==> flow/design.v <==
module router_top (
    input clock,
    input resetn,
    input packet_valid,
    input [7:0] data_in,
    input read_enb_0, read_enb_1, read_enb_2,
    output [7:0] data_out_0, data_out_1, data_out_2,
    output vld_out_0, vld_out_1, vld_out_2,
    output err,
    output busy
);
    wire [7:0] dout;
    wire [2:0] write_enb;
    wire [2:0] soft_reset;
    wire write_enb_reg;
    wire [2:0] read_enb;
    wire [2:0] empty;
    wire [2:0] full;
    wire lfd_state;
    wire detect_add;
    wire ld_state;
    wire laf_state;
    wire full_state;
    wire fifo_full;
    wire rst_int_reg;
    wire parity_done;
    wire low_packet_valid;
    assign read_enb = {read_enb_2, read_enb_1, read_enb_0};
    router_fsm FSM (.clock(clock), .resetn(resetn), .packet_valid(packet_valid), .data_in(data_in), .parity_done(parity_done), .soft_reset_0(soft_reset[0]), .soft_reset_1(soft_reset[1]), .soft_reset_2(soft_reset[2]), .fifo_full(fifo_full), .low_packet_valid(low_packet_valid), .fifo_empty_0(empty[0]), .fifo_empty_1(empty[1]), .fifo_empty_2(empty[2]), .detect_add(detect_add), .ld_state(ld_state), .laf_state(laf_state), .lfd_state(lfd_state), .full_state(full_state), .write_enb_reg(write_enb_reg), .rst_int_reg(rst_int_reg), .busy(busy));
    router_register REG (.clock(clock), .resetn(resetn), .packet_valid(packet_valid), .data_in(data_in), .fifo_full(fifo_full), .detect_add(detect_add), .ld_state(ld_state), .laf_state(laf_state), .full_state(full_state), .lfd_state(lfd_state), .rst_int_reg(rst_int_reg), .err(err), .parity_done(parity_done), .low_packet_valid(low_packet_valid), .dout(dout));
    router_sync SYNC (.clock(clock), .resetn(resetn), .data_in(data_in), .detect_add(detect_add), .write_enb_reg(write_enb_reg), .read_enb_0(read_enb_0), .read_enb_1(read_enb_1), .read_enb_2(read_enb_2), .write_enb(write_enb), .fifo_full(fifo_full), .full_0(full[0]), .full_1(full[1]), .full_2(full[2]), .empty_0(empty[0]), .empty_1(empty[1]), .empty_2(empty[2]), .soft_reset_0(soft_reset[0]), .soft_reset_1(soft_reset[1]), .soft_reset_2(soft_reset[2]), .vld_out_0(vld_out_0), .vld_out_1(vld_out_1), .vld_out_2(vld_out_2));
    router_fifo FIFO0 (.clock(clock), .resetn(resetn), .soft_reset(soft_reset[0]), .write_enb(write_enb[0]), .read_enb(read_enb[0]), .data_in({lfd_state, dout}), .lfd_state(lfd_state), .full(full[0]), .empty(empty[0]), .data_out(data_out_0));
    router_fifo FIFO1 (.clock(clock), .resetn(resetn), .soft_reset(soft_reset[1]), .write_enb(write_enb[1]), .read_enb(read_enb[1]), .data_in({lfd_state, dout}), .lfd_state(lfd_state), .full(full[1]), .empty(empty[1]), .data_out(data_out_1));
    router_fifo FIFO2 (.clock(clock), .resetn(resetn), .soft_reset(soft_reset[2]), .write_enb(write_enb[2]), .read_enb(read_enb[2]), .data_in({lfd_state, dout}), .lfd_state(lfd_state), .full(full[2]), .empty(empty[2]), .data_out(data_out_2));
endmodule
module router_fsm (
    input clock, resetn,
    input packet_valid,
    input [7:0] data_in,
    input fifo_full, fifo_empty_0, fifo_empty_1, fifo_empty_2,
    input soft_reset_0, soft_reset_1, soft_reset_2,
    input parity_done, low_packet_valid,
    output reg detect_add, ld_state, laf_state, lfd_state, full_state,
    output reg write_enb_reg, rst_int_reg, busy
);
    parameter DECODE_ADDRESS = 3'b000,
              LOAD_FIRST_DATA = 3'b001,
              LOAD_DATA = 3'b010,
              LOAD_PARITY = 3'b011,
              FIFO_FULL_STATE = 3'b100,
              LOAD_AFTER_FULL = 3'b101,
              DECODE_ADDRESS_WAIT = 3'b110,
              CHECK_PARITY_ERROR = 3'b111;
    reg [2:0] state, next_state;
    reg [1:0] addr;
    always @(posedge clock) begin
        if (~resetn)
            state <= DECODE_ADDRESS;
        else if ((soft_reset_0 && addr == 2'b00) ||
                 (soft_reset_1 && addr == 2'b01) ||
                 (soft_reset_2 && addr == 2'b10))
            state <= DECODE_ADDRESS;
        else
            state <= next_state;
    end
    always @(posedge clock) begin
        if (~resetn)
            addr <= 2'b00;
        else if (detect_add)
            addr <= data_in[1:0];
    end
    always @(*) begin
        next_state = state;
        case (state)
            DECODE_ADDRESS: begin
                if ((packet_valid && (data_in[1:0] == 2'b00) && fifo_empty_0) ||
                    (packet_valid && (data_in[1:0] == 2'b01) && fifo_empty_1) ||
                    (packet_valid && (data_in[1:0] == 2'b10) && fifo_empty_2))
                    next_state = LOAD_FIRST_DATA;
                else if ((packet_valid && (data_in[1:0] == 2'b00) && ~fifo_empty_0) ||
                         (packet_valid && (data_in[1:0] == 2'b01) && ~fifo_empty_1) ||
                         (packet_valid && (data_in[1:0] == 2'b10) && ~fifo_empty_2))
                    next_state = DECODE_ADDRESS_WAIT;
            end
            DECODE_ADDRESS_WAIT: begin
                if ((addr == 2'b00 && fifo_empty_0) ||
                    (addr == 2'b01 && fifo_empty_1) ||
                    (addr == 2'b10 && fifo_empty_2))
                    next_state = LOAD_FIRST_DATA;
            end
            LOAD_FIRST_DATA: begin
                if (fifo_full)
                    next_state = FIFO_FULL_STATE;
                else
                    next_state = LOAD_DATA;
            end
            LOAD_DATA: begin
                if (fifo_full)
                    next_state = FIFO_FULL_STATE;
                else if (~packet_valid)
                    next_state = LOAD_PARITY;
            end
            LOAD_PARITY: begin
                next_state = CHECK_PARITY_ERROR;
            end
            FIFO_FULL_STATE: begin
                if (~fifo_full)
                    next_state = LOAD_AFTER_FULL;
            end
            LOAD_AFTER_FULL: begin
                if (~parity_done && low_packet_valid)
                    next_state = LOAD_PARITY;
                else if (~parity_done && ~low_packet_valid)
                    next_state = LOAD_DATA;
                else if (parity_done)
                    next_state = DECODE_ADDRESS;
            end
            CHECK_PARITY_ERROR: begin
                if (~fifo_full)
                    next_state = DECODE_ADDRESS;
                else
                    next_state = FIFO_FULL_STATE;
            end
        endcase
    end
    always @(*) begin
        detect_add = 0;
        ld_state = 0;
        laf_state = 0;
        lfd_state = 0;
        full_state = 0;
        write_enb_reg = 0;
        rst_int_reg = 0;
        busy = 0;
        case (state)
            DECODE_ADDRESS: begin
                detect_add = 1;
            end
            DECODE_ADDRESS_WAIT: begin
                detect_add = 1;
            end
            LOAD_FIRST_DATA: begin
                lfd_state = 1;
                busy = 1;
            end
            LOAD_DATA: begin
                ld_state = 1;
                write_enb_reg = 1;
                busy = 1;
            end
            LOAD_PARITY: begin
                busy = 1;
            end
            FIFO_FULL_STATE: begin
                full_state = 1;
                busy = 1;
            end
            LOAD_AFTER_FULL: begin
                laf_state = 1;
                busy = 1;
            end
            CHECK_PARITY_ERROR: begin
                rst_int_reg = 1;
                busy = 1;
            end
        endcase
    end
endmodule
module router_register (
    input clock, resetn, packet_valid,
    input [7:0] data_in,
    input fifo_full, detect_add, ld_state, laf_state, full_state, lfd_state, rst_int_reg,
    output reg err, parity_done, low_packet_valid,
    output reg [7:0] dout
);
    reg [7:0] hold_header_byte, fifo_full_header_byte, internal_parity, packet_parity_byte;
    reg [7:0] fifo_full_data_reg;  
    reg [5:0] count;  
    always @(posedge clock) begin
        if (~resetn)
            hold_header_byte <= 8'b0;
        else if (detect_add && packet_valid)
            hold_header_byte <= data_in;
    end
    always @(posedge clock) begin
        if (~resetn)
            fifo_full_header_byte <= 8'b0;
        else if (detect_add && packet_valid)
            fifo_full_header_byte <= data_in;
    end
    always @(posedge clock) begin
        if (~resetn)
            fifo_full_data_reg <= 8'b0;
        else if (ld_state && fifo_full)
            fifo_full_data_reg <= data_in;
    end
    always @(*) begin
        if (lfd_state)
            dout = hold_header_byte;
        else if (ld_state && ~fifo_full)
            dout = data_in;
        else if (ld_state && fifo_full)
            dout = fifo_full_data_reg;
        else if (laf_state)
            dout = fifo_full_header_byte;
        else
            dout = 8'b0;
    end
    always @(posedge clock) begin
        if (~resetn)
            internal_parity <= 8'b0;
        else if (detect_add)
            internal_parity <= 8'b0;
        else if (lfd_state && packet_valid)
            internal_parity <= internal_parity ^ hold_header_byte;
        else if (ld_state && packet_valid && ~full_state)
            internal_parity <= internal_parity ^ data_in;
    end
    always @(posedge clock) begin
        if (~resetn)
            packet_parity_byte <= 8'b0;
        else if (detect_add && packet_valid)
            packet_parity_byte <= 8'b0;
        else if ((ld_state && ~packet_valid) || (laf_state && ~packet_valid && ~parity_done))
            packet_parity_byte <= data_in;
    end
    always @(posedge clock) begin
        if (~resetn)
            count <= 6'b0;
        else if (detect_add)
            count <= data_in[7:2];  
        else if (ld_state && packet_valid)
            count <= count - 1;
    end
    always @(posedge clock) begin
        if (~resetn)
            low_packet_valid <= 0;
        else
            low_packet_valid <= ~packet_valid;
    end
    always @(posedge clock) begin
        if (~resetn)
            parity_done <= 0;
        else if (detect_add)
            parity_done <= 0;
        else if ((count == 0) && (ld_state || laf_state) && (~packet_valid))
            parity_done <= 1;
    end
    always @(posedge clock) begin
        if (~resetn)
            err <= 0;
        else if (rst_int_reg)
            err <= 0;
        else if (parity_done)
            err <= (internal_parity != packet_parity_byte);
    end
endmodule
module router_sync (
    input clock, resetn,
    input [7:0] data_in,
    input detect_add, write_enb_reg,
    input read_enb_0, read_enb_1, read_enb_2,
    input empty_0, empty_1, empty_2,
    input full_0, full_1, full_2,
    output reg [2:0] write_enb,
    output reg fifo_full,
    output reg vld_out_0, vld_out_1, vld_out_2,
    output reg soft_reset_0, soft_reset_1, soft_reset_2
);
    reg [1:0] internal_addr;
    reg [4:0] timer_0, timer_1, timer_2;  
    always @(posedge clock) begin
        if (~resetn)
            internal_addr <= 2'b0;
        else if (detect_add)
            internal_addr <= data_in[1:0];
    end
    always @(*) begin
        case (internal_addr)
            2'b00: write_enb = {2'b0, write_enb_reg};
            2'b01: write_enb = {1'b0, write_enb_reg, 1'b0};
            2'b10: write_enb = {write_enb_reg, 2'b0};
            default: write_enb = 3'b0;
        endcase
    end
    always @(*) begin
        case (internal_addr)
            2'b00: fifo_full = full_0;
            2'b01: fifo_full = full_1;
            2'b10: fifo_full = full_2;
            default: fifo_full = 0;
        endcase
    end
    always @(posedge clock) begin
        if (~resetn) begin
            vld_out_0 <= 0;
            timer_0 <= 0;
            soft_reset_0 <= 0;
        end else begin
            if (~empty_0)
                vld_out_0 <= 1;
            else
                vld_out_0 <= 0;
            if (vld_out_0 && ~read_enb_0)
                timer_0 <= timer_0 + 1;
            else
                timer_0 <= 0;
            if (timer_0 == 29) begin
                soft_reset_0 <= 1;
                vld_out_0 <= 0;
                timer_0 <= 0;
            end else
                soft_reset_0 <= 0;
        end
    end
    always @(posedge clock) begin
        if (~resetn) begin
            vld_out_1 <= 0;
            timer_1 <= 0;
            soft_reset_1 <= 0;
        end else begin
            if (~empty_1)
                vld_out_1 <= 1;
            else
                vld_out_1 <= 0;
            if (vld_out_1 && ~read_enb_1)
                timer_1 <= timer_1 + 1;
            else
                timer_1 <= 0;
            if (timer_1 == 29) begin
                soft_reset_1 <= 1;
                vld_out_1 <= 0;
                timer_1 <= 0;
            end else
                soft_reset_1 <= 0;
        end
    end
    always @(posedge clock) begin
        if (~resetn) begin
            vld_out_2 <= 0;
            timer_2 <= 0;
            soft_reset_2 <= 0;
        end else begin
            if (~empty_2)
                vld_out_2 <= 1;
            else
                vld_out_2 <= 0;
            if (vld_out_2 && ~read_enb_2)
                timer_2 <= timer_2 + 1;
            else
                timer_2 <= 0;
            if (timer_2 == 29) begin
                soft_reset_2 <= 1;
                vld_out_2 <= 0;
                timer_2 <= 0;
            end else
                soft_reset_2 <= 0;
        end
    end
endmodule
module router_fifo (
    input clock, resetn, soft_reset,
    input write_enb, read_enb, lfd_state,
    input [8:0] data_in,  
    output reg [7:0] data_out,  
    output reg full, empty
);
    reg [8:0] mem [15:0];  
    reg [3:0] wr_ptr, rd_ptr;  
    reg [4:0] count;  
    always @(posedge clock) begin
        if (~resetn || soft_reset)
            wr_ptr <= 0;
        else if (write_enb && ~full)
            wr_ptr <= wr_ptr + 1;
    end
    always @(posedge clock) begin
        if (~resetn || soft_reset)
            rd_ptr <= 0;
        else if (read_enb && ~empty)
            rd_ptr <= rd_ptr + 1;
    end
    always @(posedge clock) begin
        if (~resetn || soft_reset)
            count <= 0;
        else begin
            case ({write_enb & ~full, read_enb & ~empty})
                2'b10: count <= count + 1;
                2'b01: count <= count - 1;
                default: count <= count;
            endcase
        end
    end
    always @(*) begin
        full = (count == 16);
        empty = (count == 0);
    end
    always @(posedge clock) begin
        if (write_enb && ~full)
            mem[wr_ptr] <= data_in;
    end
    always @(posedge clock) begin
        if (~resetn)
            data_out <= 8'b0;
        else if (soft_reset)
            data_out <= 8'b0;
        else if (read_enb && ~empty)
            data_out <= mem[rd_ptr][7:0];
        else if (empty)
            data_out <= 8'b0;
    end
endmodule
* Tool chain data of router_top
Tool output for the design above, in the order of the flow.
Lines are those of the file above, counted from 1.
Library cell names are shortened.
Not given: n/a
- Top module :: router_top
- Clock port :: clock
- Standard-cell library :: sky130hd
- Timing corner :: tt_025C_1v80

* Word-level counts
Yosys after proc, flatten, opt, wreduce and memory -nomap, before mapping. Print and check cells are not counted. Equal cells are merged and count once.
Yosys's memory passes give these memory sizes; they may raise the number of words (mostly to a power of two), join words into wider ones and drop unused or constant bits.
- Bits in registers :: 130
- Bits in latches :: 0
- Bits in writable memories :: 432
- Memory bits (read-only) :: 64
- Clocked read ports x word width :: 35
- Memory cells :: 4
- Cells after elaboration :: 239
- $add $sub $neg :: 16
- $mul :: 0
- Divide/modulo/power cells :: 0
- Magnitude comparators :: 0
- Equality and inequality tests :: 29
- Shift-type cells :: 0
- Multiplexer cells :: 54
- Bitwise logic cells :: 26
- Reduce/logical cells :: 79
** Memories
- FIFO0.mem :: depth 16, bits a word 9, rd ports 1, write ports 1, RTL line 368 : reg [8:0] mem [15:0];
- FIFO1.mem :: depth 16, bits a word 9, rd ports 1, write ports 1, RTL line 368
- FIFO2.mem :: depth 16, bits a word 9, rd ports 1, write ports 1, RTL line 368
- (name not given) :: depth 8, bits a word 8, rd ports 1, write ports 0, RTL line 135 : case (state)
** Operator list (number)
- two-way mux 8 bit :: 12
- two-way mux 3 bit :: 13
- logical AND 1 bit :: 37
- two-way mux 4 bit :: 9
- adder 5 x 1 -> 5 bit with constant B :: 6
- equality test 5 bit with constant B :: 6
- case mux 5 bit (select 2 bit) :: 3
- two-way mux 9 bit :: 3
- adder 4 x 1 -> 4 bit with constant B :: 6
- case mux 3 bit (select 8 bit) :: 1
- OR reduction 2 bit :: 10
- inverter 1 bit :: 18
- nonzero test 2 bit :: 8
- XOR 8 bit :: 2
- subtractor 5 x 1 -> 5 bit with constant B :: 3
- logical NOT 5 bit :: 3
- logical OR 1 bit :: 13
- equality test 3 bit with constant B :: 4
- two-way mux 6 bit :: 2
- equality test 2 x 1 -> 1 bit with constant B :: 5
- equality test 2 bit with constant B :: 5
- OR reduction 3 bit :: 3
- case mux 3 bit (select 3 bit) :: 1
- two-way mux 1 bit :: 9
- inequality test 8 bit :: 1
- bitwise AND 1 bit :: 6
- equality test 3 x 2 -> 1 bit with constant B :: 2
- subtractor 6 x 1 -> 6 bit with constant B :: 1
Not listed: further kinds 11, cells in them 12.

* Longest topological paths
Longest topological path by Yosys (ltp), each cell counted once; first at word level (registers and memories cut), then after technology mapping (sequential cells cut; the memories' decode and read muxes count).
- Depth in word-level cells :: 10
- ABC_AREA :: 0
- Gate-level depth with buffers :: 14
- Gate-level depth less buffers :: 13

* Mapped cells and area
Yosys stat after the flow's synthesis: flattened, memories mapped to cells. It holds for the ABC_AREA given above (unset counts as 0); a run with the other value may have another netlist.
The area totals of this step are shown rounded.
** Cell types
- edfxtp_1 :: number 384, total area 1.15E+04 µm²
- dfxtp_1 :: number 149, total area 2.98E+03 µm²
- mux4_2 :: number 120, total area 2.7E+03 µm²
- nor2_1 :: number 172, total area 645.619 µm²
- mux2i_1 :: number 49, total area 490.47 µm²
- ha_1 :: number 34, total area 425.408 µm²
- xor2_1 :: number 37, total area 324.061 µm²
- a21oi_1 :: number 47, total area 235.226 µm²
- nand2_1 :: number 54, total area 202.694 µm²
- xnor2_1 :: number 23, total area 201.443 µm²
- clkbuf_1 :: number 45, total area 168.912 µm²
- nand3_1 :: number 27, total area 135.13 µm²
- inv_1 :: number 28, total area 105.101 µm²
- nand2b_1 :: number 15, total area 93.84 µm²
- nor3_1 :: number 16, total area 80.077 µm²
- o21ai_0 :: number 14, total area 70.067 µm²
- nand4_1 :: number 11, total area 68.816 µm²
- a21o_1 :: number 8, total area 60.058 µm²
Other cell types: 36; their cells: 89.
- Cells in the netlist :: 1322
- Mapped area :: 21300 µm²
- Area of sequential cells :: 14510 µm²
- Mapped flip-flops :: 533
- Buffers :: 67
By module: a second synthesis without flattening, with its own total; a netlist apart from the flattened one above.
- Cells (unflattened synthesis) :: 1401
- Area (unflattened synthesis) :: 22130 µm²
Each row is one instance without its submodules.
** Modules
- router_fifo :: times used 3, cells 336, area 6166 µm²
- router_register :: times used 1, cells 228, area 1974 µm²
- router_sync :: times used 1, cells 88, area 888.4 µm²
- router_fsm :: times used 1, cells 77, area 768.2 µm²
- router_top :: times used 1, cells 0, area 0.0 µm²

* Timing after synthesis
Source: OpenSTA report_checks on the synthesized netlist (no wires, ideal clock, input and output delay 20% of the period each), path of least setup slack; recovery checks are left aside. Register names are those of the netlist, which keeps one name where synthesis merged equal registers.
- Path type :: register to register
- Start :: register FIFO1.count[0]
- End :: memory FIFO0.mem[0][5]
- Period :: 5.0 ns
- Library setup time :: 0.578 ns
- Time at the first pin :: 0.000 ns
- Arrival :: 3.422 ns
- Required time :: 4.422 ns
- Setup slack :: 1.001 ns
- Delay of the path :: 4.000 ns
- Driving pins on the path :: 8
- Synthesis period reached :: 3.999 ns
"delay of the path" is the arrival time less input delay plus setup time.
"driving pins on the path" counts driving pins, that of a launching flip-flop among them; a cell with two outputs on the path counts twice.
"synthesis period reached" is the clock period less the worst setup slack; recovery checks do not enter. This is arithmetic on one report: input and output delays are still those of the set period (20% each).
Between the ends stands the longest chain of elaborated cells between them, by number of cells; it is not shown to be the way that was timed. Of several equally long chains one is given.
A line is the first line of the expression or statement that the cell stems from. Yosys adds cells for indexed reads and writes and turns some case tables into memories.
A register here has more assigning lines than the two given.
- Cell sequence :: dfxtp_1 > nor4_2 > a32oi_1 > nand2_1 > buf_6 > buf_2 > mux2i_1 > o21ai_0
- Length of the longest elaborated chain :: 7
- Elaborated cells on any way between the ends :: 9
** Ends and longest elaborated chain, post-synthesis
- start: declaration :: RTL line 370 : reg [4:0] count;
- start: assignment :: RTL line 388 : 2'b10: count <= count + 1;
- start: assignment :: RTL line 389 : 2'b01: count <= count - 1;
- equality test 5 bit :: RTL line 395 : full = (count == 16);
- case mux 1 bit (select 3 bit) :: RTL line 287 : case (internal_addr)
- logical AND 1 bit :: RTL line 202 : else if (ld_state && fifo_full)
- two-way mux 8 bit :: RTL line 202
- two-way mux 8 bit :: RTL line 200 : else if (ld_state && ~fifo_full)
- two-way mux 8 bit :: RTL line 198 : if (lfd_state)
- two-way mux 9 bit :: RTL line 399 : if (write_enb && ~full)
- end: declaration :: RTL line 368 : reg [8:0] mem [15:0];

* Path in the finished layout
From the final timing report of run 1: the path of least setup slack in the routed layout; clock arrival at registers is part of the times.
- Path type :: register to register
- Start :: register FIFO1.count[1]
- End :: register FIFO1.count[4]
- Period :: 2.16 ns
- Library setup time :: 0.05 ns
- Time at the first pin :: 0.56 ns
- Arrival :: 3.06 ns
- Required time :: 2.67 ns
- Setup slack :: -0.40 ns
- Driving pins on the path :: 11
Between the ends stands the longest chain of elaborated cells between them, by number of cells; it is not shown to be the way that was timed. Of several equally long chains one is given.
A register here has more assigning lines than the two given.
- Cell sequence :: dfxtp_4 > or4_4 > nor2_4 > nor2b_4 > ha_4 > fa_2 > a21o_1 > a21oi_2 > xor2_1 > or3_1 > a21oi_1
- Length of the longest elaborated chain :: 5
- Elaborated cells on any way between the ends :: 12
** Ends and longest elaborated chain, after layout
- start: declaration :: RTL line 370 : reg [4:0] count;
- start: assignment :: RTL line 388 : 2'b10: count <= count + 1;
- start: assignment :: RTL line 389 : 2'b01: count <= count - 1;
- logical NOT 5 bit :: RTL line 396 : empty = (count == 0);
- inverter 1 bit :: RTL line 387 : case ({write_enb & ~full, read_enb & ~empty})
- bitwise AND 1 bit :: RTL line 387
- equality test 2 x 1 -> 1 bit :: RTL line 387
- case mux 5 bit (select 2 bit) :: RTL line 387
- end: assignment :: RTL line 388
- end: assignment :: RTL line 389
- end: declaration :: RTL line 370

Data sheet: physical implementation of router_top

router_top through Yosys and OpenROAD on sky130hd: 6 stored runs, unordered, with their settings and measured results. The constraints put input and output delay at 20% of the set period each and load the outputs with 0.01 pF.
"achieved clock period" = clock period - worst setup slack. The figure is calculated, with input and output delays left at 20% of the set period.
"allowed time less slack (worst setup path)" = time allowed to the worst setup path (clock period - input delay - output delay, where it has them) - its slack; a late launch clock adds to it, a late capture clock takes from it.
"overall power" rests on the timing tool's default activity at the inputs, not on a simulated workload.
Values from the reports are rounded here.

** Run 1
- Settings :: CAP_MARGIN=0; CELL_PAD_IN_SITES_GLOBAL_PLACEMENT=1; CORE_MARGIN=3; CTS_CLUSTER_DIAMETER=305; CTS_CLUSTER_SIZE=46; GPL_ROUTABILITY_DRIVEN=1; GPL_TIMING_DRIVEN=0; MAX_ROUTING_LAYER=met4; PLACE_DENSITY=0.71; TNS_END_PERCENT=95; period_ns=2.16; CORE_UTILIZATION=40; SLEW_MARGIN=20
- Worst setup slack after layout :: -0.395 ns
- Cell area after synthesis :: 21300 µm²
- Overall power :: 23.28 mW
- Allowed time less slack (worst setup path) :: 2.56 ns
- Worst setup path kind :: register to register
- Total negative slack :: -99.96 ns
- Smallest hold slack :: 0.158 ns
- Achieved clock period :: 2.555 ns
- Standard-cell area of the final layout :: 26040 µm²
- Utilization after layout :: 0.501
- Overall die area :: 56050 µm²

** Run 2
- Settings :: CAP_MARGIN=40; CELL_PAD_IN_SITES_GLOBAL_PLACEMENT=0; CORE_MARGIN=7; CORE_UTILIZATION=19; CTS_CLUSTER_DIAMETER=249; GPL_ROUTABILITY_DRIVEN=0; GPL_TIMING_DRIVEN=1; MIN_ROUTING_LAYER=met2; PLACE_DENSITY_LB_ADDON=0.07; SETUP_SLACK_MARGIN=-0.2; SLEW_MARGIN=5; TNS_END_PERCENT=75; period_ns=3.35
- Worst setup slack after layout :: 0.282 ns
- Cell area after synthesis :: 21300 µm²
- Overall power :: 18.48 mW
- Allowed time less slack (worst setup path) :: 3.07 ns
- Worst setup path kind :: register to register
- Total negative slack :: 0.000 ns
- Smallest hold slack :: 0.389 ns
- Achieved clock period :: 3.068 ns
- Standard-cell area of the final layout :: 26500 µm²
- Utilization after layout :: 0.239
- Overall die area :: 121700 µm²

** Run 3
- Settings :: ABC_AREA=1; CAP_MARGIN=20; CELL_PAD_IN_SITES_DETAIL_PLACEMENT=2; CELL_PAD_IN_SITES_GLOBAL_PLACEMENT=3; CORE_UTILIZATION=56; CTS_CLUSTER_DIAMETER=266; CTS_CLUSTER_SIZE=44; GPL_TIMING_DRIVEN=1; MAX_ROUTING_LAYER=met4; MIN_ROUTING_LAYER=met1; TNS_END_PERCENT=95; period_ns=3.25; CORE_MARGIN=2; SLEW_MARGIN=20
- Outcome :: did not finish, placement stopped with GPL-0301

** Run 4
- Settings :: ABC_AREA=1; CORE_ASPECT_RATIO=0.57; CORE_MARGIN=3; CORE_UTILIZATION=28; CTS_CLUSTER_SIZE=11; GPL_ROUTABILITY_DRIVEN=0; MIN_ROUTING_LAYER=met1; PLACE_DENSITY=0.59; SETUP_SLACK_MARGIN=1.15; period_ns=5.61; CAP_MARGIN=20; SLEW_MARGIN=20
- Worst setup slack after layout :: 2.295 ns
- Cell area after synthesis :: 22280 µm²
- Overall power :: 11.96 mW
- Allowed time less slack (worst setup path) :: 2.19 ns
- Worst setup path kind :: input to register
- Total negative slack :: 0.000 ns
- Smallest hold slack :: 0.469 ns
- Achieved clock period :: 3.315 ns
- Standard-cell area of the final layout :: 25450 µm²
- Utilization after layout :: 0.326
- Overall die area :: 83140 µm²

** Run 5
- Settings :: CELL_PAD_IN_SITES_GLOBAL_PLACEMENT=3; CORE_UTILIZATION=56; CTS_CLUSTER_DIAMETER=352; CTS_CLUSTER_SIZE=44; GPL_TIMING_DRIVEN=0; MIN_ROUTING_LAYER=met1; SETUP_SLACK_MARGIN=-0.29; TNS_END_PERCENT=95; period_ns=3.53; CAP_MARGIN=20; CORE_MARGIN=2; SLEW_MARGIN=20
- Worst setup slack after layout :: 0.228 ns
- Cell area after synthesis :: 21300 µm²
- Overall power :: 12.86 mW
- Allowed time less slack (worst setup path) :: 3.30 ns
- Worst setup path kind :: register to register
- Total negative slack :: 0.000 ns
- Smallest hold slack :: 0.424 ns
- Achieved clock period :: 3.302 ns
- Standard-cell area of the final layout :: 23180 µm²
- Utilization after layout :: 0.617
- Overall die area :: 39600 µm²

** Run 6
- Settings :: SETUP_SLACK_MARGIN=0.95; period_ns=3.57; CAP_MARGIN=20; CORE_MARGIN=2; CORE_UTILIZATION=40; SLEW_MARGIN=20
- Worst setup slack after layout :: 0.972 ns
- Cell area after synthesis :: 21300 µm²
- Overall power :: 15.96 mW
- Allowed time less slack (worst setup path) :: 2.60 ns
- Worst setup path kind :: register to register
- Total negative slack :: 0.000 ns
- Smallest hold slack :: 0.404 ns
- Achieved clock period :: 2.598 ns
- Standard-cell area of the final layout :: 25150 µm²
- Utilization after layout :: 0.479
- Overall die area :: 55100 µm²
